==> flow/design.v <==
module gamma_mem (
    input logic [4:0] iter,
    output logic [15:0] gamma
);
    assign gamma =  (iter == 5'h0) ? 16'h8000 :
                    (iter == 5'h1) ? 16'h4b90 :
                    (iter == 5'h2) ? 16'h27ed :
                    (iter == 5'h3) ? 16'h1444 :
                    (iter == 5'h4) ? 16'h0a2c :
                    (iter == 5'h5) ? 16'h0517 :
                    (iter == 5'h6) ? 16'h028b :
                    (iter == 5'h7) ? 16'h0145 :
                    (iter == 5'h8) ? 16'h00a2 :
                    (iter == 5'h9) ? 16'h0051 :
                    (iter == 5'ha) ? 16'h0028 :
                    (iter == 5'hb) ? 16'h0014 :
                    (iter == 5'hc) ? 16'h000a :
                    (iter == 5'hd) ? 16'h0005 :
                    (iter == 5'he) ? 16'h0002 :
                    (iter == 5'hf) ? 16'h0001 : 
                                     16'h0000;
endmodule
module signed_lte (
    output logic out, 
    input logic [17:0] opA, 
    input logic [17:0] opB
    );
        assign out = opA[17] ? opB[17] ? opA <=  opB  
                                       : 1           
                             : opB[17] ? 0           
                                       : opA <= opB;  
endmodule
module cordic #(
    parameter D_WIDTH = 16,
    parameter Q_BITS  = 13
)(
    input  logic [15:0] theta,
    input  logic in_valid,
    output logic ready,
    output logic out_valid,
    output logic signed [15:0] sin,
    output logic signed [15:0] cos,
    input logic clk,
    input logic rstb
);
    localparam MAX_ITER = 16;
    reg [4:0] iter;
    reg [1:0] state;
    reg signed [17:0] theta_store;
    reg        [1 :0] domain;
    reg signed [17:0] theta_iter;
    reg signed [17:0] vec [1:0];
    wire [15:0] gamma_i;
    wire sigma;
    always @ (posedge clk or negedge rstb) begin
        if (!rstb) begin
            iter <= 0;
            state <= 0;
            vec[0] <= 18'hffff;
            vec[1] <= 18'h0;
            theta_store <= 18'h0;
            theta_iter  <= 18'h0;
            domain      <= 2'b00;
            ready <= 1;
            out_valid <= 0;
            sin <= 16'h0;
            cos <= 16'h0;
        end else begin
            case (state)
                0 : begin  
                        out_valid <= 0;
                        if (in_valid) begin
                            theta_store[15:0]   <=  (theta[15:14] == 2'b00) ? (theta << 2)             :
                                                    (theta[15:14] == 2'b01) ? (16'h7fff - theta) << 2  :
                                                    (theta[15:14] == 2'b10) ? (theta - 16'h7fff) << 2  :
                                                    (theta[15:14] == 2'b11) ? (16'hffff - theta) << 2  :
                                                    0;
                            domain              <= theta[15:14];
                            theta_store[17:16]  <= 0;
                            state               <= 1;
                            out_valid   <= 0;
                            ready       <= 0;
                            sin         <= 16'h0;
                            cos         <= 16'h0;
                        end
                    end
                1 : begin  
                    if (iter == MAX_ITER) begin
                        iter        <= 0;
                        theta_iter  <= 0;
                        cos     <=  (domain == 2'b00) || (domain == 2'b11)          ? 
                                    (vec[0] * 39797) >>> (17 + 15 - Q_BITS)         :
                                    ~((vec[0] * 39797) >>> (17 + 15 - Q_BITS)) + 1  ;
                        sin     <=  (domain == 2'b00) || (domain == 2'b01)          ? 
                                    (vec[1] * 39797) >>> (17 + 15 - Q_BITS)         :
                                    ~((vec[1] * 39797) >>> (17 + 15 - Q_BITS)) + 1  ;
                        vec[0]  <= 18'hffff;
                        vec[1]  <= 18'h0;
                        state       <= 0;
                        out_valid   <= 1;
                        ready       <= 1;
                    end else begin
                        iter        <=  iter + 1;
                        theta_iter  <=  (sigma)  ? 
                                            theta_iter + gamma_i    :
                                            theta_iter - gamma_i;
                        vec[0]      <=  (sigma)  ?
                                        vec[0] - ( (vec[1][17] ? ~(18'h3ffff >> iter) : 18'h0) | vec[1] >> iter)    :
                                        vec[0] + ( (vec[1][17] ? ~(18'h3ffff >> iter) : 18'h0) | vec[1] >> iter);
                        vec[1]      <=  (sigma)  ?
                                        vec[1] + ( (vec[0][17] ? ~(18'h3ffff >> iter) : 18'h0) | vec[0] >> iter)    :
                                        vec[1] - ( (vec[0][17] ? ~(18'h3ffff >> iter) : 18'h0) | vec[0] >> iter);
                    end
                end
                default : begin
                    iter <= 0;
                    state <= 0;
                    vec[0] <= 17'hffff;
                    vec[1] <= 17'h0;
                    theta_store <= 17'h0;
                    theta_iter  <= 17'h0;
                    ready <= 1;
                    out_valid <= 0;
                    sin <= 16'h0;
                    cos <= 16'h0;
                end
            endcase
        end
    end  
    gamma_mem gm0 (.iter(iter), .gamma(gamma_i));
    signed_lte slte0 (.out(sigma), .opA(theta_iter), .opB(theta_store));
endmodule
module mul #(
  parameter D_WIDTH = 19,
  parameter Q_BITS = 15
) (
  input logic clk,
  input logic signed [D_WIDTH-1:0] a, b,
  output logic signed [D_WIDTH-1:0] out
  );
logic signed [2*D_WIDTH-1:0] multiply;
assign multiply = a * b;
assign out = multiply >>> Q_BITS;
endmodule
module matmul_stage #(
  parameter D_WIDTH = 19,
  parameter Q_BITS = 15
) (
  input logic clk, rstb,
  input logic signed [D_WIDTH-1:0] a_in, b_in, c_in, d_in, e_in, f_in,
  input logic start,
  output logic signed [D_WIDTH-1:0] alpha, beta,
  output logic done
);
enum logic [2:0] {IDLE, MATH0, MATH1, MATH2, MATH3, MATH4, FINISH} state, next_state;
logic signed [D_WIDTH-1:0] a_pass, b_pass, out_pass;   
logic signed [D_WIDTH-1:0] a, a_c, b, b_c, c, c_c, d, d_c, e, e_c, f, f_c;   
logic signed [D_WIDTH-1:0] mult1, mult1_c, mult2, mult2_c;
logic signed [D_WIDTH-1:0] out1, out1_c, out2, out2_c;
mul #(
  .D_WIDTH(D_WIDTH),
  .Q_BITS(Q_BITS)
) mul_inst (
  .clk(clk),
  .a(a_pass),
  .b(b_pass),
  .out(out_pass)
);
always_ff @(posedge clk or negedge rstb) begin
  if (!rstb) begin
    a <= 0;
    b <= 0;
    c <= 0;
    d <= 0; 
    e <= 0;
    f <= 0;
    state <= IDLE;
    mult1 <= 0;
    mult2 <= 0;
    out1  <= 0;
    out2  <= 0;
  end else begin
    a <= a_c;
    b <= b_c;
    c <= c_c;
    d <= d_c;
    e <= e_c;
    f <= f_c;
    state <= next_state;
    mult1 <= mult1_c;
    mult2 <= mult2_c;
    out1  <= out1_c;
    out2  <= out2_c;
  end
end
always_comb begin
  a_c = a;
  b_c = b;
  c_c = c;
  d_c = d;
  e_c = e;
  f_c = f;
  next_state = state;
  mult1_c    = mult1;
  mult2_c    = mult2;
  out1_c     = out1;
  out2_c     = out2;
  a_pass = 0;
  b_pass = 0;
  alpha = 0;
  beta  = 0;
  done  = 0;
  case(state)
    IDLE: begin
      if(start) begin
        a_c = a_in;
        b_c = b_in;
        c_c = c_in;
        d_c = d_in;
        e_c = e_in;
        f_c = f_in;
        next_state = MATH0;
      end
    end
    MATH0: begin
      a_pass     = a;
      b_pass     = e;
      mult1_c    = out_pass;
      next_state = MATH1;
    end
    MATH1: begin
      a_pass     = b;
      b_pass     = f;
      mult2_c    = out_pass;
      next_state = MATH2;
    end
    MATH2: begin
      a_pass     = c;
      b_pass     = e;
      mult1_c    = out_pass;
      out1_c     = mult1 + mult2;
      next_state = MATH3;
    end
    MATH3: begin
      a_pass     = d;
      b_pass     = f;
      mult2_c    = out_pass;
      next_state = MATH4;
    end
    MATH4: begin
      out2_c     = mult1 + mult2;
      next_state = FINISH;
    end
    FINISH: begin
      alpha      = out1;
      beta       = out2;
      done       = 1;
      next_state = IDLE;
    end
  endcase;
end
endmodule
module matmul #(
  parameter D_WIDTH = 19,
  parameter Q_BITS = 15
) (
  input logic clk, rstb,
  input logic signed [D_WIDTH-1:0] a_in, b_in, sin_in, cos_in,
  input logic start,
  input logic [1:0] op_in,
  output logic signed [D_WIDTH-1:0] a_out, b_out,
  output logic done
);
localparam logic signed [D_WIDTH-1:0] one_div_sqrt_3 = 0.5773502692 * (2**Q_BITS);
localparam logic signed [D_WIDTH-1:0] two_div_sqrt_3 = 1.1547005384 * (2**Q_BITS);
localparam logic signed [D_WIDTH-1:0] neg_one_div_2 = -0.5 * (2**Q_BITS);
localparam logic signed [D_WIDTH-1:0] sqrt_3_div_2 = 0.8660254038 * (2**Q_BITS);
localparam logic signed [D_WIDTH-1:0] one_quantized = 1 * (2**Q_BITS);
logic signed [D_WIDTH-1:0] a_pass, b_pass, c_pass, d_pass, e_pass, f_pass;
logic signed [D_WIDTH-1:0] alpha_pass, beta_pass;
logic start_pass, done_pass;
logic signed [D_WIDTH-1:0] a, a_c, b, b_c, sin, sin_c, cos, cos_c;
logic [1:0] op, op_c;
enum logic [1:0] {IDLE, SET, WAIT} state, next_state;
matmul_stage #(
  .D_WIDTH(D_WIDTH),
  .Q_BITS(Q_BITS)
) matmul_stage_inst(
  .clk(clk),
  .rstb(rstb),
  .a_in(a_pass),
  .b_in(b_pass),
  .c_in(c_pass),
  .d_in(d_pass),
  .e_in(e_pass),
  .f_in(f_pass),
  .start(start_pass),
  .alpha(alpha_pass),
  .beta(beta_pass),
  .done(done_pass)
);
always_ff @(posedge clk or negedge rstb) begin
  if (!rstb) begin
    a     <= 0;
    b     <= 0;
    sin   <= 0;
    cos   <= 0;
    op    <= 0;
    state <= IDLE;
  end else begin
    a     <= a_c;
    b     <= b_c;
    sin   <= sin_c;
    cos   <= cos_c;
    op    <= op_c;
    state <= next_state;
  end
end
always_comb begin
  a_c   = a;
  b_c   = b;
  sin_c = sin;
  cos_c = cos;
  op_c  = op;
  next_state = state;
  start_pass = 0;
  a_pass = 0;
  b_pass = 0;
  c_pass = 0;
  d_pass = 0;
  e_pass = 0;
  f_pass = 0;
  done = 0;
  a_out = 0;
  b_out = 0;
  case(state)
    IDLE: begin
      if (start) begin
        a_c = a_in;
        b_c = b_in;
        sin_c = sin_in;
        cos_c = cos_in;
        op_c = op_in;
        next_state = SET;
      end
    end
    SET: begin
      start_pass = 1;
      next_state = WAIT;
      if(op[1]) begin  
        a_pass = cos;
        d_pass = cos;
        e_pass = a;
        f_pass = b;
        if(op[0]) begin  
          b_pass = -sin;
          c_pass = sin; 
        end else begin   
          b_pass = sin;
          c_pass = -sin;
        end
      end else begin   
        a_pass = one_quantized;
        b_pass = 0;
        e_pass = a;
        f_pass = b;
        if(op[0]) begin  
          c_pass = neg_one_div_2;
          d_pass = sqrt_3_div_2;
        end else begin  
          c_pass = one_div_sqrt_3;
          d_pass = two_div_sqrt_3;
        end
      end
    end
    WAIT: begin
      if (done_pass) begin
        a_out = alpha_pass;
        b_out = beta_pass;
        done  = 1;
        next_state = IDLE;
      end
    end
  endcase
end
endmodule
module mult #(
    parameter D_WIDTH = 16,
    parameter Q_BITS  = 13
) (
    input signed [D_WIDTH-1:0] a,
    input signed [D_WIDTH-1:0] b,
    output signed [D_WIDTH-1:0] out
);
    wire signed [2*D_WIDTH-1:0] out_full;
    assign out_full = a * b;
    assign out = out_full[D_WIDTH+Q_BITS-1 : Q_BITS];
endmodule
module pid #(
    parameter D_WIDTH = 16,
    parameter Q_BITS = 13
) (
    input logic                         clk,
    input logic                         rstb,
    input logic                         clear,
    input logic                         iterate_enable,
    input logic signed  [D_WIDTH-1:0]   kp,
    input logic signed  [D_WIDTH-1:0]   ki,
    input logic signed  [D_WIDTH-1:0]   target,
    input logic signed  [D_WIDTH-1:0]   measurement,
    output logic signed [D_WIDTH-1:0]   out,   
    output logic                        out_valid
);
    reg signed  [D_WIDTH-1:0]   mult_a, mult_b;
    wire signed [D_WIDTH-1:0]   mult_out;
    reg         [3:0]           state;
    reg signed  [D_WIDTH-1:0]   curr_error, prev_error;
    reg signed  [D_WIDTH-1:0]   curr_int,   prev_int;    
    always @ (posedge clk or negedge rstb) begin
        if (!rstb) begin
            state       <= 0;
            out         <= 0;
            out_valid   <= 0;
            curr_error  <= 0;
            curr_int    <= 0;
            prev_error  <= 0;
            prev_int    <= 0;
            mult_a      <= 0;
            mult_b      <= 0;
        end else if (clear) begin
            state       <= 0;
            out         <= 0;
            out_valid   <= 0;
            curr_error  <= 0;
            curr_int    <= 0;
            prev_error  <= 0;
            prev_int    <= 0;
            mult_a      <= 0;
            mult_b      <= 0;
        end else begin
            case (state)
                0 : begin  
                    out_valid <= 0;
                    if (iterate_enable) 
                        state <= 1;
                end
                1 : begin  
                    curr_error  <= target - measurement;  
                    mult_a      <= kp;
                    mult_b      <= target - measurement;
                    state <= 2;
                end
                2 : begin  
                    out         <= mult_out;  
                    curr_int    <= curr_error + prev_error;  
                    prev_error  <= curr_error;  
                    mult_a      <= ki;
                    mult_b      <= curr_error + prev_error;
                    state       <= 3;
                end
                3 : begin  
                    curr_int <= mult_out;  
                    state   <= 4;
                end
                4 : begin  
                    curr_int <= curr_int + prev_int;  
                    state   <= 5;
                end
                5 : begin  
                    prev_int    <= curr_int;  
                    out         <= out + curr_int;  
                    out_valid   <= 1;
                    state       <= 0;
                end
                default : begin  
                    state       <= 0;
                    out         <= 0;
                    out_valid   <= 0;
                    curr_error  <= 0;
                    curr_int    <= 0;
                    prev_error  <= 0;
                    prev_int    <= 0;
                    mult_a      <= 0;
                    mult_b      <= 0;
                end                
            endcase
        end
    end
    mult #(
        .D_WIDTH    (D_WIDTH),
        .Q_BITS     (Q_BITS)
    ) mult0 (
        .a      (mult_a),
        .b      (mult_b),
        .out    (mult_out)
    );
endmodule
module v_to_t #(
    parameter D_WIDTH = 16,
    parameter Q_BITS = 13
)(
    input logic [D_WIDTH - 1 : 0] v,
    input logic [D_WIDTH - 1 : 0] top,
    output logic [D_WIDTH - 1 : 0] t
);
    wire [    D_WIDTH - 1 : 0] diff;
    wire [2 * D_WIDTH - 1 : 0] t_long;
    assign diff = ({1'b0, {(D_WIDTH - 1){1'b1}}} - v);
    assign t_long = top * diff;
    assign t = t_long[2 * D_WIDTH - 1 : D_WIDTH];
endmodule
module svm #(
    parameter D_WIDTH = 16,
    parameter Q_BITS = 13
)(
    output logic pwmA, 
    output logic pwmB, 
    output logic pwmC, 
    output logic halt,
    input  logic [D_WIDTH - 1 : 0] vA, 
    input  logic [D_WIDTH - 1 : 0] vB, 
    input  logic [D_WIDTH - 1 : 0] vC, 
    input  logic [D_WIDTH - 1 : 0] periodTop,
    input  logic in_valid,
    output logic out_valid,
    input  logic clk, 
    input  logic rstb
);
    reg [2:0] state;
    reg [D_WIDTH - 1 : 0] counter;
    reg [D_WIDTH - 1 : 0] delta;
    reg rising, calc_ready;
    reg [D_WIDTH - 1 : 0] vA_store, vB_store, vC_store;
    reg [D_WIDTH - 1 : 0] tA, tB, tC;
    wire [D_WIDTH - 1 : 0] v_pass, t_pass;
    wire pwmA_c, pwmB_c, pwmC_c;
    assign v_pass = (state == 1) ? vA :
                    (state == 2) ? vB :
                    (state == 3) ? vC :
                    0;
    assign pwmA_c = calc_ready & (counter >= tA);
    assign pwmB_c = calc_ready & (counter >= tB);
    assign pwmC_c = calc_ready & (counter >= tC);
    assign halt = counter == 0;
    always @ (posedge clk or negedge rstb) begin
        if (!rstb) begin
            counter   <= 0;
            delta     <= 1;
            rising    <= 1;
            out_valid <= 0;
            state     <= 0;
            tA      <= 0;
            tB      <= 0;
            tC      <= 0;
            vA_store <= 0;
            vB_store <= 0;
            vC_store <= 0;
            pwmA    <= 0;
            pwmB    <= 0;
            pwmC    <= 0;
            calc_ready <= 0;
        end else begin
            case (state)
                0 : begin
                    out_valid <= 0;
                    if (in_valid) begin
                        state <= 1;
                        delta <= 1;
                        vA_store <= vA;
                        vB_store <= vB;
                        vC_store <= vC;
                    end
                end
                1 : begin
                    tA <= t_pass;
                    state <= 2;
                end
                2 : begin
                    tB <= t_pass;
                    state <= 3;
                end
                3 : begin
                    tC <= t_pass;
                    state <= 4;
                    calc_ready <= 1;
                end
                4 : begin
                    if (!rising & counter == 1) begin
                        counter     <= 0;
                        state       <= 0;
                        out_valid   <= 1;
                        calc_ready  <= 0;
                        pwmA    <= 0;
                        pwmB    <= 0;
                        pwmC    <= 0;
                    end
                    pwmA    <= pwmA_c;
                    pwmB    <= pwmB_c;
                    pwmC    <= pwmC_c;
                    counter <= counter + delta;
                    delta <=    rising ?    (counter == periodTop - 1)  ? ~delta + 1 : delta     
                                :
                                            (counter == 1)              ? ~delta + 1 : delta;    
                    rising <=   rising ?    (counter == periodTop - 1)  ? ~rising : rising     
                                :
                                            (counter == 1)              ? ~rising : rising;    
                end
                default : begin
                    counter   <= 0;
                    delta     <= 1;
                    rising    <= 1;
                    out_valid <= 0;
                    state     <= 0;
                    tA      <= 0;
                    tB      <= 0;
                    tC      <= 0;
                    vA_store <= 0;
                    vB_store <= 0;
                    vC_store <= 0;
                    pwmA    <= 0;
                    pwmB    <= 0;
                    pwmC    <= 0;
                    calc_ready <= 0;
                end
            endcase
        end
    end
    v_to_t #(
        .D_WIDTH (D_WIDTH)
    ) v2t0 (
        .v   (v_pass),
        .top (periodTop),
        .t   (t_pass)
    );
endmodule
module top #(
    parameter D_WIDTH = 16,
    parameter Q_BITS  = 13
)(
  input logic [D_WIDTH - 1 : 0] angle_in,
  input logic signed [D_WIDTH - 1 : 0] currA_in,
  input logic signed [D_WIDTH - 1 : 0] currB_in,
  input logic signed [D_WIDTH - 1 : 0] currC_in,
  input logic signed [D_WIDTH - 1 : 0] currT_in,
  input logic        [D_WIDTH - 1 : 0] periodTop,
  output logic pwmA_out,
  output logic pwmB_out,
  output logic pwmC_out,
  input logic signed [D_WIDTH - 1 : 0]  kpd, kpq,
  input logic signed [D_WIDTH - 1 : 0]  kid, kiq,
  input logic clear_pid,
  input  logic clk,
  input  logic rstb,
  input  logic valid,
  output logic ready
);
  reg [         15 : 0] angle_r;
  reg [D_WIDTH - 1 : 0] currA_r;
  reg [D_WIDTH - 1 : 0] currB_r;
  reg [D_WIDTH - 1 : 0] currC_r;
  reg [D_WIDTH - 1 : 0] currT_r;
  reg [         15 : 0] periodTop_r;
  reg [4:0]             state;
  reg  [D_WIDTH - 1 : 0] a_in_matmul;
  reg  [D_WIDTH - 1 : 0] b_in_matmul;
  reg  [1:0]             op_in_matmul;
  wire [D_WIDTH - 1 : 0] a_out_matmul;
  wire [D_WIDTH - 1 : 0] b_out_matmul;
  reg [D_WIDTH - 1 : 0] c_out_calc;
  reg [D_WIDTH - 1 : 0] park_d_r, park_q_r;
  reg [D_WIDTH - 1 : 0] va_r, vb_r;
  wire    cordic_out_valid;
  wire    matmul_out_valid;
  wire    pid_d_out_valid;
  wire    pid_q_out_valid;
  wire    svm_out_valid;
  reg     cordic_done;
  reg     clarke_done;
  reg     pid_d_done;
  reg     pid_q_done;
  wire    [         15 : 0] sin, cos;
  wire    [D_WIDTH - 1 : 0] pid_d_out, pid_q_out;
  reg     start_cordic;
  reg     start_matmul;
  reg     start_PID;
  reg     start_svm;
  always @(posedge clk or negedge rstb) begin
    if (!rstb) begin
      angle_r       <= 0;
      currA_r       <= 0;
      currB_r       <= 0;
      currC_r       <= 0;
      currT_r       <= 0;
      periodTop_r   <= 0;
      state         <= 0;
      ready         <= 1;
      start_cordic  <= 0;
      start_matmul  <= 0;
      start_PID     <= 0;
      start_svm     <= 0;
      clarke_done   <= 0;
      cordic_done   <= 0;
      pid_d_done    <= 0;
      pid_q_done    <= 0;
      a_in_matmul   <= 0;
      b_in_matmul   <= 0;
      op_in_matmul  <= 0;
      c_out_calc    <= 0;
      park_d_r      <= 0;
      park_q_r      <= 0;
      va_r          <= 0;
      vb_r          <= 0;
    end else begin
      case (state)
        0 : begin  
          if (valid) begin
            angle_r     <= angle_in;
            currA_r     <= currA_in;
            currB_r     <= currB_in;
            currC_r     <= currC_in;
            currT_r     <= currT_in;
            periodTop_r <= periodTop[15:0];
            state <= 1;
            ready <= 0;
            op_in_matmul  <= 0;
            a_in_matmul   <= currA_in;
            b_in_matmul   <= currB_in;
            start_cordic  <= 1;
            start_matmul  <= 1;
          end
        end
        1 : begin  
          start_cordic  <= 0;
          start_matmul  <= 0;
          if  ((clarke_done      && cordic_out_valid) || 
               (cordic_done      && matmul_out_valid) || 
               (matmul_out_valid && cordic_out_valid)) begin
            clarke_done <= 0;
            cordic_done <= 0;
            op_in_matmul  <= 2;
            a_in_matmul   <= a_out_matmul;
            b_in_matmul   <= b_out_matmul;
            start_matmul <= 1;
            state <= 2;
          end else begin
            clarke_done <= matmul_out_valid ? 1 : clarke_done;
            cordic_done <= cordic_out_valid ? 1 : cordic_done;
          end
        end
        2 : begin  
          start_matmul <= 0;
          if (matmul_out_valid) begin
            park_d_r  <= a_out_matmul;
            park_q_r  <= b_out_matmul;
            start_PID <= 1;
            state <= 3;
          end
        end
        3 : begin  
          start_PID <= 0;
          if (pid_d_out_valid) begin
            op_in_matmul  <= 3;
            a_in_matmul   <= pid_d_out;
            b_in_matmul   <= pid_q_out;
            start_matmul <= 1;
            state <= 4;
          end
        end
        4 : begin  
          start_matmul  <= 0;
          if (matmul_out_valid) begin
            op_in_matmul  <= 1;
            a_in_matmul   <= a_out_matmul;
            b_in_matmul   <= b_out_matmul;
            start_matmul <= 1;
            state <= 5;
          end
        end
        5 : begin  
          start_matmul  <= 0;
          if (matmul_out_valid) begin
            c_out_calc <= - a_out_matmul - b_out_matmul;
            va_r       <= a_out_matmul;
            vb_r       <= b_out_matmul;
            start_svm <= 1;
            state <= 6;
          end
        end
        6 : begin  
          start_svm <= 0;
          if (svm_out_valid) begin
            state <= 0;
            ready <= 1;
          end
        end
        default : begin  
          angle_r       <= 0;
          currA_r       <= 0;
          currB_r       <= 0;
          currC_r       <= 0;
          currT_r       <= 0;
          periodTop_r   <= 0;
          state         <= 0;
          ready         <= 1;
          start_cordic  <= 0;
          start_matmul  <= 0;
          start_PID     <= 0;
          start_svm     <= 0;
          clarke_done   <= 0;
          cordic_done   <= 0;
          a_in_matmul   <= 0;
          b_in_matmul   <= 0;
          op_in_matmul  <= 0;
          c_out_calc    <= 0;
        end
      endcase
    end
  end
    matmul #(
    .D_WIDTH  (D_WIDTH),
    .Q_BITS   (Q_BITS)
  ) matmul0 (
    .clk     (clk),
    .rstb    (rstb),
    .a_in    (a_in_matmul),
    .b_in    (b_in_matmul),
    .sin_in  (sin),
    .cos_in  (cos),
    .start   (start_matmul),
    .op_in   (op_in_matmul),
    .a_out   (a_out_matmul),
    .b_out   (b_out_matmul),
    .done    (matmul_out_valid)
  );
  svm #(
    .D_WIDTH    (D_WIDTH),
    .Q_BITS     (Q_BITS)
  ) svm0 (
    .pwmA       (pwmA_out), 
    .pwmB       (pwmB_out), 
    .pwmC       (pwmC_out), 
    .halt       (),
    .vA         (va_r), 
    .vB         (vb_r), 
    .vC         (c_out_calc), 
    .periodTop  (periodTop_r),
    .in_valid   (start_svm),
    .out_valid  (svm_out_valid),
    .clk        (clk), 
    .rstb       (rstb)
  );
  cordic #(
    .D_WIDTH  (D_WIDTH),
    .Q_BITS   (Q_BITS)
  ) cordic0 (
    .theta      (angle_r),
    .in_valid   (start_cordic),
    .ready      (),
    .out_valid  (cordic_out_valid),
    .sin        (sin),
    .cos        (cos),
    .clk        (clk),
    .rstb       (rstb)
  );
  pid #(
    .D_WIDTH    (D_WIDTH),
    .Q_BITS     (Q_BITS)
  ) pid_d (
    .clk            (clk),
    .rstb           (rstb),
    .clear          (clear_pid),
    .iterate_enable (start_PID),
    .kp             (kpd),
    .ki             (kid),
    .target         (16'b0),
    .measurement    (park_d_r),
    .out            (pid_d_out),
    .out_valid      (pid_d_out_valid)        
  );
  pid #(
    .D_WIDTH    (D_WIDTH),
    .Q_BITS     (Q_BITS)
  ) pid_q (
    .clk            (clk),
    .rstb           (rstb),
    .clear          (clear_pid),
    .iterate_enable (start_PID),
    .kp             (kpq),
    .ki             (kiq),
    .target         (currT_r),
    .measurement    (park_q_r),
    .out            (pid_q_out),
    .out_valid      (pid_q_out_valid)        
  );
endmodule
Subject: tool reports on top

Hi,

Tool chain data of top
Each step is given for the RTL above and for the edited RTL.
"before" refers to lines of the RTL above, "after" to lines of the edited file.
"diff": "after" minus "before" as printed here.
Cell names lack the library's common part.
{"block": "design", "top_module": "top", "clock": "clk", "lib": "sky130hd", "pvt_corner": "tt_025C_1v80"}

Edit of the RTL
The edit as a unified diff against the file above.
This change comes from a script, not from a designer; no optimisation was intended.
begin of diff
@@ -128,5 +128,8 @@
         end
     end  
-    gamma_mem gm0 (.iter(iter), .gamma(gamma_i));
+    wire [15:0] gamma_i_a, gamma_i_b;
+    gamma_mem gm0 (.iter(iter), .gamma(gamma_i_a));
+    gamma_mem gm0_x (.iter(~iter), .gamma(gamma_i_b));
+    assign gamma_i = gamma_i_a ^ gamma_i_b;
     signed_lte slte0 (.out(sigma), .opA(theta_iter), .opB(theta_store));
 endmodule
end of diff

Word level
Source: Yosys, flattened and elaborated. Widths are those after wreduce. Registers that Yosys merges into a memory's read port (data or address) are not register bits. Print and check cells do not count.
{"block": "classes", "element": "addsub", "before": 28, "after": 28, "diff": 0}
{"block": "classes", "element": "n_mul", "before": 6, "after": 6, "diff": 0}
{"block": "classes", "element": "compare", "before": 4, "after": 4, "diff": 0}
{"block": "classes", "element": "equal", "before": 85, "after": 100, "diff": 15}
{"block": "classes", "element": "n_shift", "before": 3, "after": 3, "diff": 0}
{"block": "classes", "element": "mux", "before": 193, "after": 209, "diff": 16}
{"block": "classes", "element": "logic", "before": 23, "after": 25, "diff": 2}
{"block": "classes", "element": "reduce_logical", "before": 73, "after": 74, "diff": 1}
{"block": "ops", "cell": "5-bit by 4-bit == test with 1-bit output (second input constant)", "before": 8, "after": 16, "diff": 8}
{"block": "ops", "cell": "5-bit by 3-bit == test with 1-bit output (second input constant)", "before": 7, "after": 11, "diff": 4}
{"block": "ops", "cell": "5-bit by 2-bit == test with 1-bit output (second input constant)", "before": 4, "after": 6, "diff": 2}
{"block": "ops", "cell": "16-bit 2-to-1 mux", "before": 63, "after": 64, "diff": 1}
{"block": "ops", "cell": "1-bit 2-to-1 mux", "before": 27, "after": 28, "diff": 1}
{"block": "ops", "cell": "2-bit 2-to-1 mux", "before": 10, "after": 11, "diff": 1}
{"block": "ops", "cell": "5-bit 2-to-1 mux", "before": 9, "after": 10, "diff": 1}
{"block": "ops", "cell": "3-bit 2-to-1 mux", "before": 4, "after": 5, "diff": 1}
{"block": "ops", "cell": "4-bit 2-to-1 mux", "before": 4, "after": 5, "diff": 1}
{"block": "ops", "cell": "5-bit by 1-bit == test with 1-bit output (second input constant)", "before": 2, "after": 3, "diff": 1}
{"block": "ops", "cell": "5-bit logical NOT", "before": 2, "after": 3, "diff": 1}
{"block": "ops", "cell": "14-bit 2-to-1 mux", "before": 2, "after": 3, "diff": 1}
{"block": "ops", "cell": "10-bit 2-to-1 mux", "before": 1, "after": 2, "diff": 1}
{"block": "ops", "cell": "11-bit 2-to-1 mux", "before": 1, "after": 2, "diff": 1}
{"block": "ops", "cell": "12-bit 2-to-1 mux", "before": 1, "after": 2, "diff": 1}
{"block": "ops", "cell": "13-bit 2-to-1 mux", "before": 1, "after": 2, "diff": 1}
{"block": "ops", "cell": "15-bit 2-to-1 mux", "before": 1, "after": 2, "diff": 1}
{"block": "ops", "cell": "6-bit 2-to-1 mux", "before": 1, "after": 2, "diff": 1}
{"block": "ops", "cell": "7-bit 2-to-1 mux", "before": 1, "after": 2, "diff": 1}
{"block": "ops", "cell": "8-bit 2-to-1 mux", "before": 1, "after": 2, "diff": 1}
{"block": "ops", "cell": "9-bit 2-to-1 mux", "before": 1, "after": 2, "diff": 1}
{"block": "ops", "cell": "5-bit inverter", "before": 0, "after": 1, "diff": 1}
{"block": "ops", "cell": "16-bit XOR", "before": 0, "after": 1, "diff": 1}
Operator kinds equal on both sides are left out: 79.
{"block": "word_totals", "element": "reg_bits", "before": 841, "after": 841, "diff": 0}
{"block": "word_totals", "element": "input_bits", "before": 164, "after": 164, "diff": 0}
{"block": "word_totals", "element": "out_inout_bits", "before": 4, "after": 4, "diff": 0}
{"block": "word_totals", "element": "elab_cells", "before": 490, "after": 524, "diff": 34}

Depth
Yosys ltp: most cells in a row. Word level: on the elaborated netlist, between registers, memories and ports. Mapped: between sequential cells and ports; inverters and the memories' decode and read muxes count.
{"block": "logic_depth", "element": "depth_word", "before": 21, "after": 23, "diff": 2}
{"block": "logic_depth", "element": "ABC_AREA", "before": "0", "after": "0"}
{"block": "logic_depth", "element": "ltp_mapped", "before": 32, "after": 32, "diff": 0}
{"block": "logic_depth", "element": "mapped_depth_nobuf", "before": 29, "after": 30, "diff": 1}

After synthesis
Yosys stat after the flow's synthesis: flattened, memories mapped to cells. It holds for the ABC_AREA given above (unset counts as 0); a run with the other value may have another netlist.
{"block": "mapped", "element": "cell_count", "before": 10289, "after": 10369, "diff": 80}
{"block": "mapped", "element": "mapped_area_um2", "before": 94578.2, "after": 94991.1, "diff": 412.9}
{"block": "mapped", "element": "sequential_area_um2", "before": 21202.8, "after": 21202.8, "diff": 0.0}
{"block": "mapped", "element": "flip_flops", "before": 846, "after": 846, "diff": 0}
{"block": "mapped", "element": "n_buf", "before": 440, "after": 458, "diff": 18}
{"block": "by_type", "type": "o21ai_0", "before": 528, "after": 442, "diff": -86}
{"block": "by_type", "type": "nor2_1", "before": 429, "after": 488, "diff": 59}
{"block": "by_type", "type": "a21oi_1", "before": 283, "after": 320, "diff": 37}
{"block": "by_type", "type": "nand3_1", "before": 127, "after": 155, "diff": 28}
{"block": "by_type", "type": "inv_1", "before": 1722, "after": 1697, "diff": -25}
{"block": "by_type", "type": "nor3_1", "before": 105, "after": 129, "diff": 24}
{"block": "by_type", "type": "nor2b_1", "before": 66, "after": 86, "diff": 20}
{"block": "by_type", "type": "a221o_1", "before": 22, "after": 3, "diff": -19}
{"block": "by_type", "type": "a22o_1", "before": 98, "after": 116, "diff": 18}
{"block": "by_type", "type": "a311oi_1", "before": 7, "after": 24, "diff": 17}
{"block": "by_type", "type": "o21bai_1", "before": 38, "after": 23, "diff": -15}
{"block": "by_type", "type": "and2_1", "before": 327, "after": 313, "diff": -14}
{"block": "by_type", "type": "a21o_1", "before": 118, "after": 105, "diff": -13}
{"block": "by_type", "type": "a221oi_1", "before": 37, "after": 50, "diff": 13}
{"block": "by_type", "type": "clkbuf_1", "before": 388, "after": 400, "diff": 12}
{"block": "by_type", "type": "o21a_1", "before": 46, "after": 34, "diff": -12}
{"block": "by_type", "type": "nand2_1", "before": 1564, "after": 1553, "diff": -11}
{"block": "by_type", "type": "mux2_2", "before": 156, "after": 165, "diff": 9}
Cell types equal on both sides are left out: 15.
The list need not be complete.
The figures by module come from a second, unflattened synthesis with its own total; it is not the netlist above.
{"block": "unflattened", "element": "hier_cells", "before": 11047, "after": 11130, "diff": 83}
{"block": "unflattened", "element": "hier_area_um2", "before": 101107.0, "after": 101599.9, "diff": 492.9}
Rows give one instance, submodules left out.
{"block": "by_module_before", "mod": "cordic", "instances": 1, "cells": 2546, "area_um2": 23044.6, "seq_area_um2": 2800.2}
{"block": "by_module_before", "mod": "mult", "instances": 2, "cells": 984, "area_um2": 8937.3, "seq_area_um2": 0.0}
{"block": "by_module_before", "mod": "pid", "instances": 2, "cells": 907, "area_um2": 7785.0, "seq_area_um2": 2979.1}
{"block": "by_module_before", "mod": "mul", "instances": 1, "cells": 981, "area_um2": 8841.0, "seq_area_um2": 0.0}
{"block": "by_module_before", "mod": "v_to_t (D_WIDTH=16)", "instances": 1, "cells": 973, "area_um2": 8729.6, "seq_area_um2": 0.0}
{"block": "by_module_before", "mod": "top", "instances": 1, "cells": 813, "area_um2": 7843.8, "seq_area_um2": 4406.7}
{"block": "by_module_before", "mod": "matmul_stage", "instances": 1, "cells": 667, "area_um2": 7739.9, "seq_area_um2": 4180.3}
{"block": "by_module_before", "mod": "svm", "instances": 1, "cells": 746, "area_um2": 6546.3, "seq_area_um2": 2280.9}
{"block": "by_module_before", "mod": "matmul", "instances": 1, "cells": 425, "area_um2": 4116.4, "seq_area_um2": 1727.9}
{"block": "by_module_before", "mod": "signed_lte", "instances": 1, "cells": 68, "area_um2": 479.2, "seq_area_um2": 0.0}
{"block": "by_module_before", "mod": "gamma_mem", "instances": 1, "cells": 46, "area_um2": 321.6, "seq_area_um2": 0.0}
{"block": "by_module_after", "mod": "cordic", "instances": 1, "cells": 2583, "area_um2": 23216.0, "seq_area_um2": 2800.2}
{"block": "by_module_after", "mod": "mult", "instances": 2, "cells": 984, "area_um2": 8937.3, "seq_area_um2": 0.0}
{"block": "by_module_after", "mod": "pid", "instances": 2, "cells": 907, "area_um2": 7785.0, "seq_area_um2": 2979.1}
{"block": "by_module_after", "mod": "mul", "instances": 1, "cells": 981, "area_um2": 8841.0, "seq_area_um2": 0.0}
{"block": "by_module_after", "mod": "v_to_t (D_WIDTH=16)", "instances": 1, "cells": 973, "area_um2": 8729.6, "seq_area_um2": 0.0}
{"block": "by_module_after", "mod": "top", "instances": 1, "cells": 813, "area_um2": 7843.8, "seq_area_um2": 4406.7}
{"block": "by_module_after", "mod": "matmul_stage", "instances": 1, "cells": 667, "area_um2": 7739.9, "seq_area_um2": 4180.3}
{"block": "by_module_after", "mod": "svm", "instances": 1, "cells": 746, "area_um2": 6546.3, "seq_area_um2": 2280.9}
{"block": "by_module_after", "mod": "matmul", "instances": 1, "cells": 425, "area_um2": 4116.4, "seq_area_um2": 1727.9}
{"block": "by_module_after", "mod": "gamma_mem", "instances": 2, "cells": 46, "area_um2": 321.6, "seq_area_um2": 0.0}
{"block": "by_module_after", "mod": "signed_lte", "instances": 1, "cells": 68, "area_um2": 479.2, "seq_area_um2": 0.0}

Timing after synthesis
OpenSTA on the mapped netlist: ideal clock, no wires. The path of least setup slack (recovery checks aside). Input and output delay are each 20% of the period. Register names are those of the netlist, which keeps one name where synthesis merged equal registers.
{"block": "synth_timing", "element": "kind", "before": "reg2reg", "after": "reg2reg"}
{"block": "synth_timing", "element": "from", "before": "register svm0.state", "after": "register matmul0.matmul_stage_inst.state"}
{"block": "synth_timing", "element": "to", "before": "register svm0.tC[14]", "after": "register matmul0.matmul_stage_inst.mult1[12]"}
{"block": "synth_timing", "element": "tclk_ns", "before": 10.0, "after": 10.0, "diff": 0.0}
{"block": "synth_timing", "element": "setup_time_ns", "before": 0.134, "after": 0.135, "diff": 0.001}
{"block": "synth_timing", "element": "t_first_pin_ns", "before": 0.000, "after": 0.000, "diff": 0.000}
{"block": "synth_timing", "element": "arrival_time_ns", "before": 7.260, "after": 7.288, "diff": 0.028}
{"block": "synth_timing", "element": "required_time_ns", "before": 9.866, "after": 9.865, "diff": -0.001}
{"block": "synth_timing", "element": "slack_ns", "before": 2.606, "after": 2.578, "diff": -0.028}
{"block": "synth_timing", "element": "path_delay_ns", "before": 7.394, "after": 7.423, "diff": 0.029}
{"block": "synth_timing", "element": "stages", "before": 31, "after": 29, "diff": -2}
{"block": "synth_timing", "element": "n_path_buf", "before": 4, "after": 4, "diff": 0}
{"block": "synth_timing", "element": "period_less_setup_slack_ns", "before": 7.394, "after": 7.422, "diff": 0.028}
"path_delay_ns" = arrival - input delay + setup time.
"stages" counts driving pins, that of a launching flip-flop among them; a cell with two outputs on the path counts twice.
"period_less_setup_slack_ns" = period - worst setup slack (recovery checks aside). The figure is calculated, with input and output delays left at 20% of the set period.
An end named without its bit number is one bit of that signal or, where synthesis recoded a state register, one of its new flip-flops.
Between the ends stands the longest chain of elaborated cells between them, by number of cells; it is not shown to be the way that was timed. Of several equally long chains one is given.
Each line given opens the expression or statement behind the cell; cells for indexed reads and writes are added by Yosys, which also makes memories of some case tables.
At most two assigning lines are given for a register; there are more.
{"block": "synth_via_before", "cell_sequence": "dfrtp_1 -> clkbuf_1 -> nor2b_1 -> clkbuf_1 -> clkbuf_1 -> a221o_1 -> o21ai_1 -> clkbuf_1 -> nand2_1 -> fa_1 -> inv_1 -> fa_1 -> inv_1 -> fa_1 -> inv_1 -> fa_1 -> inv_1 -> fa_1 -> fa_1 -> inv_1 -> ha_1 -> a21oi_1 -> o22ai_1 -> a311oi_1 -> a21oi_1 -> o311ai_1 -> a21oi_1 -> or3_1 -> a21oi_1 -> xor2_1 -> o22ai_1", "elab_chain_len": 7, "cells_between": 12, "cone_classes": "add/sub: 1; mul: 1; eq/ne: 4; mux: 4; reduce/logical: 2"}
{"block": "synth_rtl_before", "element": "from (decl)", "line": 529, "source": "reg [2:0] state;"}
{"block": "synth_rtl_before", "element": "from (assign)", "line": 551, "source": "state     <= 0;"}
{"block": "synth_rtl_before", "element": "from (assign)", "line": 567, "source": "state <= 1;"}
{"block": "synth_rtl_before", "element": "3-bit by 2-bit == test with 1-bit output", "line": 539, "source": "(state == 3) ? vC :"}
{"block": "synth_rtl_before", "element": "16-bit 2-to-1 mux", "line": 539}
{"block": "synth_rtl_before", "element": "16-bit 2-to-1 mux", "line": 538, "source": "(state == 2) ? vB :"}
{"block": "synth_rtl_before", "element": "16-bit 2-to-1 mux", "line": 537, "source": "assign v_pass = (state == 1) ? vA :"}
{"block": "synth_rtl_before", "element": "15-bit by 16-bit subtractor with 16-bit output", "line": 508, "source": "assign diff = ({1'b0, {(D_WIDTH - 1){1'b1}}} - v);"}
{"block": "synth_rtl_before", "element": "16-bit by 16-bit multiplier with 32-bit output", "line": 509, "source": "assign t_long = top * diff;"}
{"block": "synth_rtl_before", "element": "16-bit case mux with 2-bit select", "line": 563, "source": "case (state)"}
{"block": "synth_rtl_before", "element": "to (assign)", "line": 554, "source": "tC      <= 0;"}
{"block": "synth_rtl_before", "element": "to (assign)", "line": 583, "source": "tC <= t_pass;"}
{"block": "synth_rtl_before", "element": "to (decl)", "line": 534, "source": "reg [D_WIDTH - 1 : 0] tA, tB, tC;"}
{"block": "synth_via_after", "cell_sequence": "dfrtp_1 -> clkbuf_1 -> or2_2 -> clkbuf_1 -> clkbuf_1 -> a22oi_1 -> clkbuf_1 -> nor2_1 -> fa_1 -> fa_1 -> fa_1 -> fa_1 -> inv_1 -> fa_1 -> inv_1 -> fa_1 -> ha_1 -> and4_1 -> o21ai_0 -> nor4bb_1 -> o2111ai_1 -> a311oi_1 -> o21ai_0 -> a211oi_1 -> o21a_1 -> o21a_1 -> nor2_1 -> xor2_1 -> o21ai_0"}
{"block": "synth_rtl_after", "element": "from (decl)", "line": 158, "source": "enum logic [2:0] {IDLE, MATH0, MATH1, MATH2, MATH3, MATH4, FINISH} state, next_state;"}
{"block": "synth_rtl_after", "element": "from (assign)", "line": 180, "source": "state <= IDLE;"}
{"block": "synth_rtl_after", "element": "from (assign)", "line": 192, "source": "state <= next_state;"}
{"block": "synth_rtl_after", "element": "to (assign)", "line": 181, "source": "mult1 <= 0;"}
{"block": "synth_rtl_after", "element": "to (assign)", "line": 193, "source": "mult1 <= mult1_c;"}
{"block": "synth_rtl_after", "element": "to (decl)", "line": 161, "source": "logic signed [D_WIDTH-1:0] mult1, mult1_c, mult2, mult2_c;"}
after: Chain of elaborated cells between the ends: none given.

Path in the finished layout
From the final timing report of the runs of pair 1: the path of least setup slack in the routed layout; clock arrival at registers is part of the times.
{"block": "layout_timing", "element": "kind", "before": "reg2reg", "after": "reg2reg"}
{"block": "layout_timing", "element": "from", "before": "register svm0.state", "after": "register matmul0.matmul_stage_inst.state"}
{"block": "layout_timing", "element": "to", "before": "register svm0.tC[14]", "after": "register matmul0.matmul_stage_inst.mult1[12]"}
{"block": "layout_timing", "element": "tclk_ns", "before": 8.74, "after": 8.74, "diff": 0.00}
{"block": "layout_timing", "element": "setup_time_ns", "before": 0.13, "after": 0.15, "diff": 0.02}
{"block": "layout_timing", "element": "t_first_pin_ns", "before": 0.74, "after": 0.74, "diff": 0.00}
{"block": "layout_timing", "element": "arrival_time_ns", "before": 8.81, "after": 8.79, "diff": -0.02}
{"block": "layout_timing", "element": "required_time_ns", "before": 9.36, "after": 9.34, "diff": -0.02}
{"block": "layout_timing", "element": "slack_ns", "before": 0.55, "after": 0.54, "diff": -0.01}
{"block": "layout_timing", "element": "stages", "before": 26, "after": 28, "diff": 2}
{"block": "layout_timing", "element": "n_path_buf", "before": 2, "after": 2, "diff": 0}
An end named without its bit number is one bit of that signal or, where synthesis recoded a state register, one of its new flip-flops.
Between the ends stands the longest chain of elaborated cells between them, by number of cells; it is not shown to be the way that was timed. Of several equally long chains one is given.
At most two assigning lines are given for a register; there are more.
{"block": "layout_via_before", "cell_sequence": "dfrtp_1 -> inv_1 -> buf_4 -> o21ai_1 -> buf_4 -> nand2_1 -> fa_1 -> inv_1 -> fa_1 -> fa_1 -> inv_1 -> fa_1 -> inv_1 -> fa_1 -> fa_1 -> ha_1 -> a21oi_1 -> o22ai_1 -> a311oi_1 -> a21oi_1 -> o311ai_1 -> a21oi_1 -> or3_1 -> a21oi_1 -> xor2_1 -> o22ai_1", "elab_chain_len": 7, "cells_between": 12, "cone_classes": "add/sub: 1; mul: 1; eq/ne: 4; mux: 4; reduce/logical: 2"}
{"block": "layout_rtl_before", "element": "from (decl)", "line": 529, "source": "reg [2:0] state;"}
{"block": "layout_rtl_before", "element": "from (assign)", "line": 551, "source": "state     <= 0;"}
{"block": "layout_rtl_before", "element": "from (assign)", "line": 567, "source": "state <= 1;"}
{"block": "layout_rtl_before", "element": "3-bit by 2-bit == test with 1-bit output", "line": 539, "source": "(state == 3) ? vC :"}
{"block": "layout_rtl_before", "element": "16-bit 2-to-1 mux", "line": 539}
{"block": "layout_rtl_before", "element": "16-bit 2-to-1 mux", "line": 538, "source": "(state == 2) ? vB :"}
{"block": "layout_rtl_before", "element": "16-bit 2-to-1 mux", "line": 537, "source": "assign v_pass = (state == 1) ? vA :"}
{"block": "layout_rtl_before", "element": "15-bit by 16-bit subtractor with 16-bit output", "line": 508, "source": "assign diff = ({1'b0, {(D_WIDTH - 1){1'b1}}} - v);"}
{"block": "layout_rtl_before", "element": "16-bit by 16-bit multiplier with 32-bit output", "line": 509, "source": "assign t_long = top * diff;"}
{"block": "layout_rtl_before", "element": "16-bit case mux with 2-bit select", "line": 563, "source": "case (state)"}
{"block": "layout_rtl_before", "element": "to (assign)", "line": 554, "source": "tC      <= 0;"}
{"block": "layout_rtl_before", "element": "to (assign)", "line": 583, "source": "tC <= t_pass;"}
{"block": "layout_rtl_before", "element": "to (decl)", "line": 534, "source": "reg [D_WIDTH - 1 : 0] tA, tB, tC;"}
{"block": "layout_via_after", "cell_sequence": "dfrtp_1 -> or2_2 -> buf_4 -> a22o_1 -> nand2_1 -> fa_1 -> inv_1 -> fa_1 -> ha_1 -> fa_1 -> inv_1 -> fa_1 -> inv_1 -> fa_1 -> ha_1 -> and4_1 -> o21ai_0 -> nor4bb_1 -> o2111ai_1 -> a311oi_1 -> o21ai_0 -> buf_4 -> a211oi_1 -> o21a_1 -> o21a_1 -> nor2_1 -> xor2_1 -> o21ai_0", "elab_chain_len": 4, "cells_between": 9, "cone_lines": 2, "cone_classes": "mul: 1; eq/ne: 4; mux: 2; reduce/logical: 2"}
{"block": "layout_rtl_after", "element": "from (decl)", "line": 158, "source": "enum logic [2:0] {IDLE, MATH0, MATH1, MATH2, MATH3, MATH4, FINISH} state, next_state;"}
{"block": "layout_rtl_after", "element": "from (assign)", "line": 180, "source": "state <= IDLE;"}
{"block": "layout_rtl_after", "element": "from (assign)", "line": 192, "source": "state <= next_state;"}
{"block": "layout_rtl_after", "element": "3-bit == test", "line": 216, "source": "case(state)"}
{"block": "layout_rtl_after", "element": "2-bit OR reduction"}
{"block": "layout_rtl_after", "element": "16-bit case mux with 2-bit select", "line": 216}
{"block": "layout_rtl_after", "element": "16-bit by 16-bit multiplier with 29-bit output", "line": 145, "source": "assign multiply = a * b;"}
{"block": "layout_rtl_after", "element": "to (assign)", "line": 181, "source": "mult1 <= 0;"}
{"block": "layout_rtl_after", "element": "to (assign)", "line": 193, "source": "mult1 <= mult1_c;"}
{"block": "layout_rtl_after", "element": "to (decl)", "line": 161, "source": "logic signed [D_WIDTH-1:0] mult1, mult1_c, mult2, mult2_c;"}

Layout results
Runs of the flow (Yosys, OpenROAD) on both versions; the two runs of a pair have the same settings. The constraints put input and output delay at 20% of the set period each and load the outputs with 0.01 pF.
{"block": "settings_pair_1", "CORE_UTILIZATION": 40, "PLACE_DENSITY": 0.6, "period_ns": 8.74, "CAP_MARGIN": 20, "CORE_MARGIN": 2, "SLEW_MARGIN": 20}
{"block": "results_pair_1", "element": "synthArea_um2", "before": 94578.2, "after": 94991.1, "diff": 412.9}
{"block": "results_pair_1", "element": "final_die_area_um2", "before": 240350.0, "after": 241390.0, "diff": 1040.0}
{"block": "results_pair_1", "element": "finish.stdcell_area_um2", "before": 103046.0, "after": 103572.0, "diff": 526.0}
{"block": "results_pair_1", "element": "finish.utilization_pct", "before": 43.8, "after": 44.0, "diff": 0.2}
{"block": "results_pair_1", "element": "ws_setup_ns", "before": 0.550, "after": 0.544, "diff": -0.006}
{"block": "results_pair_1", "element": "timing.setup.tns_ns", "before": 0.000, "after": 0.000, "diff": 0.000}
{"block": "results_pair_1", "element": "final_hold_ws_ns", "before": 0.468, "after": 0.455, "diff": -0.013}
{"block": "results_pair_1", "element": "totalPower_w", "before": 0.008914, "after": 0.009125, "diff": 0.000211}
{"block": "results_pair_1", "element": "period_reached_ns", "before": 8.190, "after": 8.196, "diff": 0.006}
{"block": "settings_pair_2", "ABC_AREA": 1, "CELL_PAD_IN_SITES_DETAIL_PLACEMENT": 0, "CORE_UTILIZATION": 34, "GPL_TIMING_DRIVEN": 0, "MIN_ROUTING_LAYER": "met1", "PLACE_DENSITY_LB_ADDON": 0.09, "period_ns": 8.31, "CAP_MARGIN": 20, "CORE_MARGIN": 2, "SLEW_MARGIN": 20}
{"block": "results_pair_2", "element": "synthArea_um2", "before": 100998.1, "after": 100485.1, "diff": -513.0}
{"block": "results_pair_2", "element": "final_die_area_um2", "before": 301428.0, "after": 299910.0, "diff": -1518.0}
{"block": "results_pair_2", "element": "finish.stdcell_area_um2", "before": 111541.0, "after": 111411.0, "diff": -130.0}
{"block": "results_pair_2", "element": "finish.utilization_pct", "before": 37.6, "after": 37.9, "diff": 0.3}
{"block": "results_pair_2", "element": "ws_setup_ns", "before": 0.347, "after": 0.240, "diff": -0.107}
{"block": "results_pair_2", "element": "timing.setup.tns_ns", "before": 0.000, "after": 0.000, "diff": 0.000}
{"block": "results_pair_2", "element": "final_hold_ws_ns", "before": 0.390, "after": 0.368, "diff": -0.022}
{"block": "results_pair_2", "element": "totalPower_w", "before": 0.016579, "after": 0.016714, "diff": 0.000135}
{"block": "results_pair_2", "element": "period_reached_ns", "before": 7.963, "after": 8.070, "diff": 0.107}
"period_reached_ns" = clock period - worst setup slack. The figure is calculated, with input and output delays left at 20% of the set period.
By "totalPower_w" is meant OpenSTA's value without simulated activity: inputs other than the clock are taken to toggle once in ten clock periods, and the tool carries that through the logic.

Regards
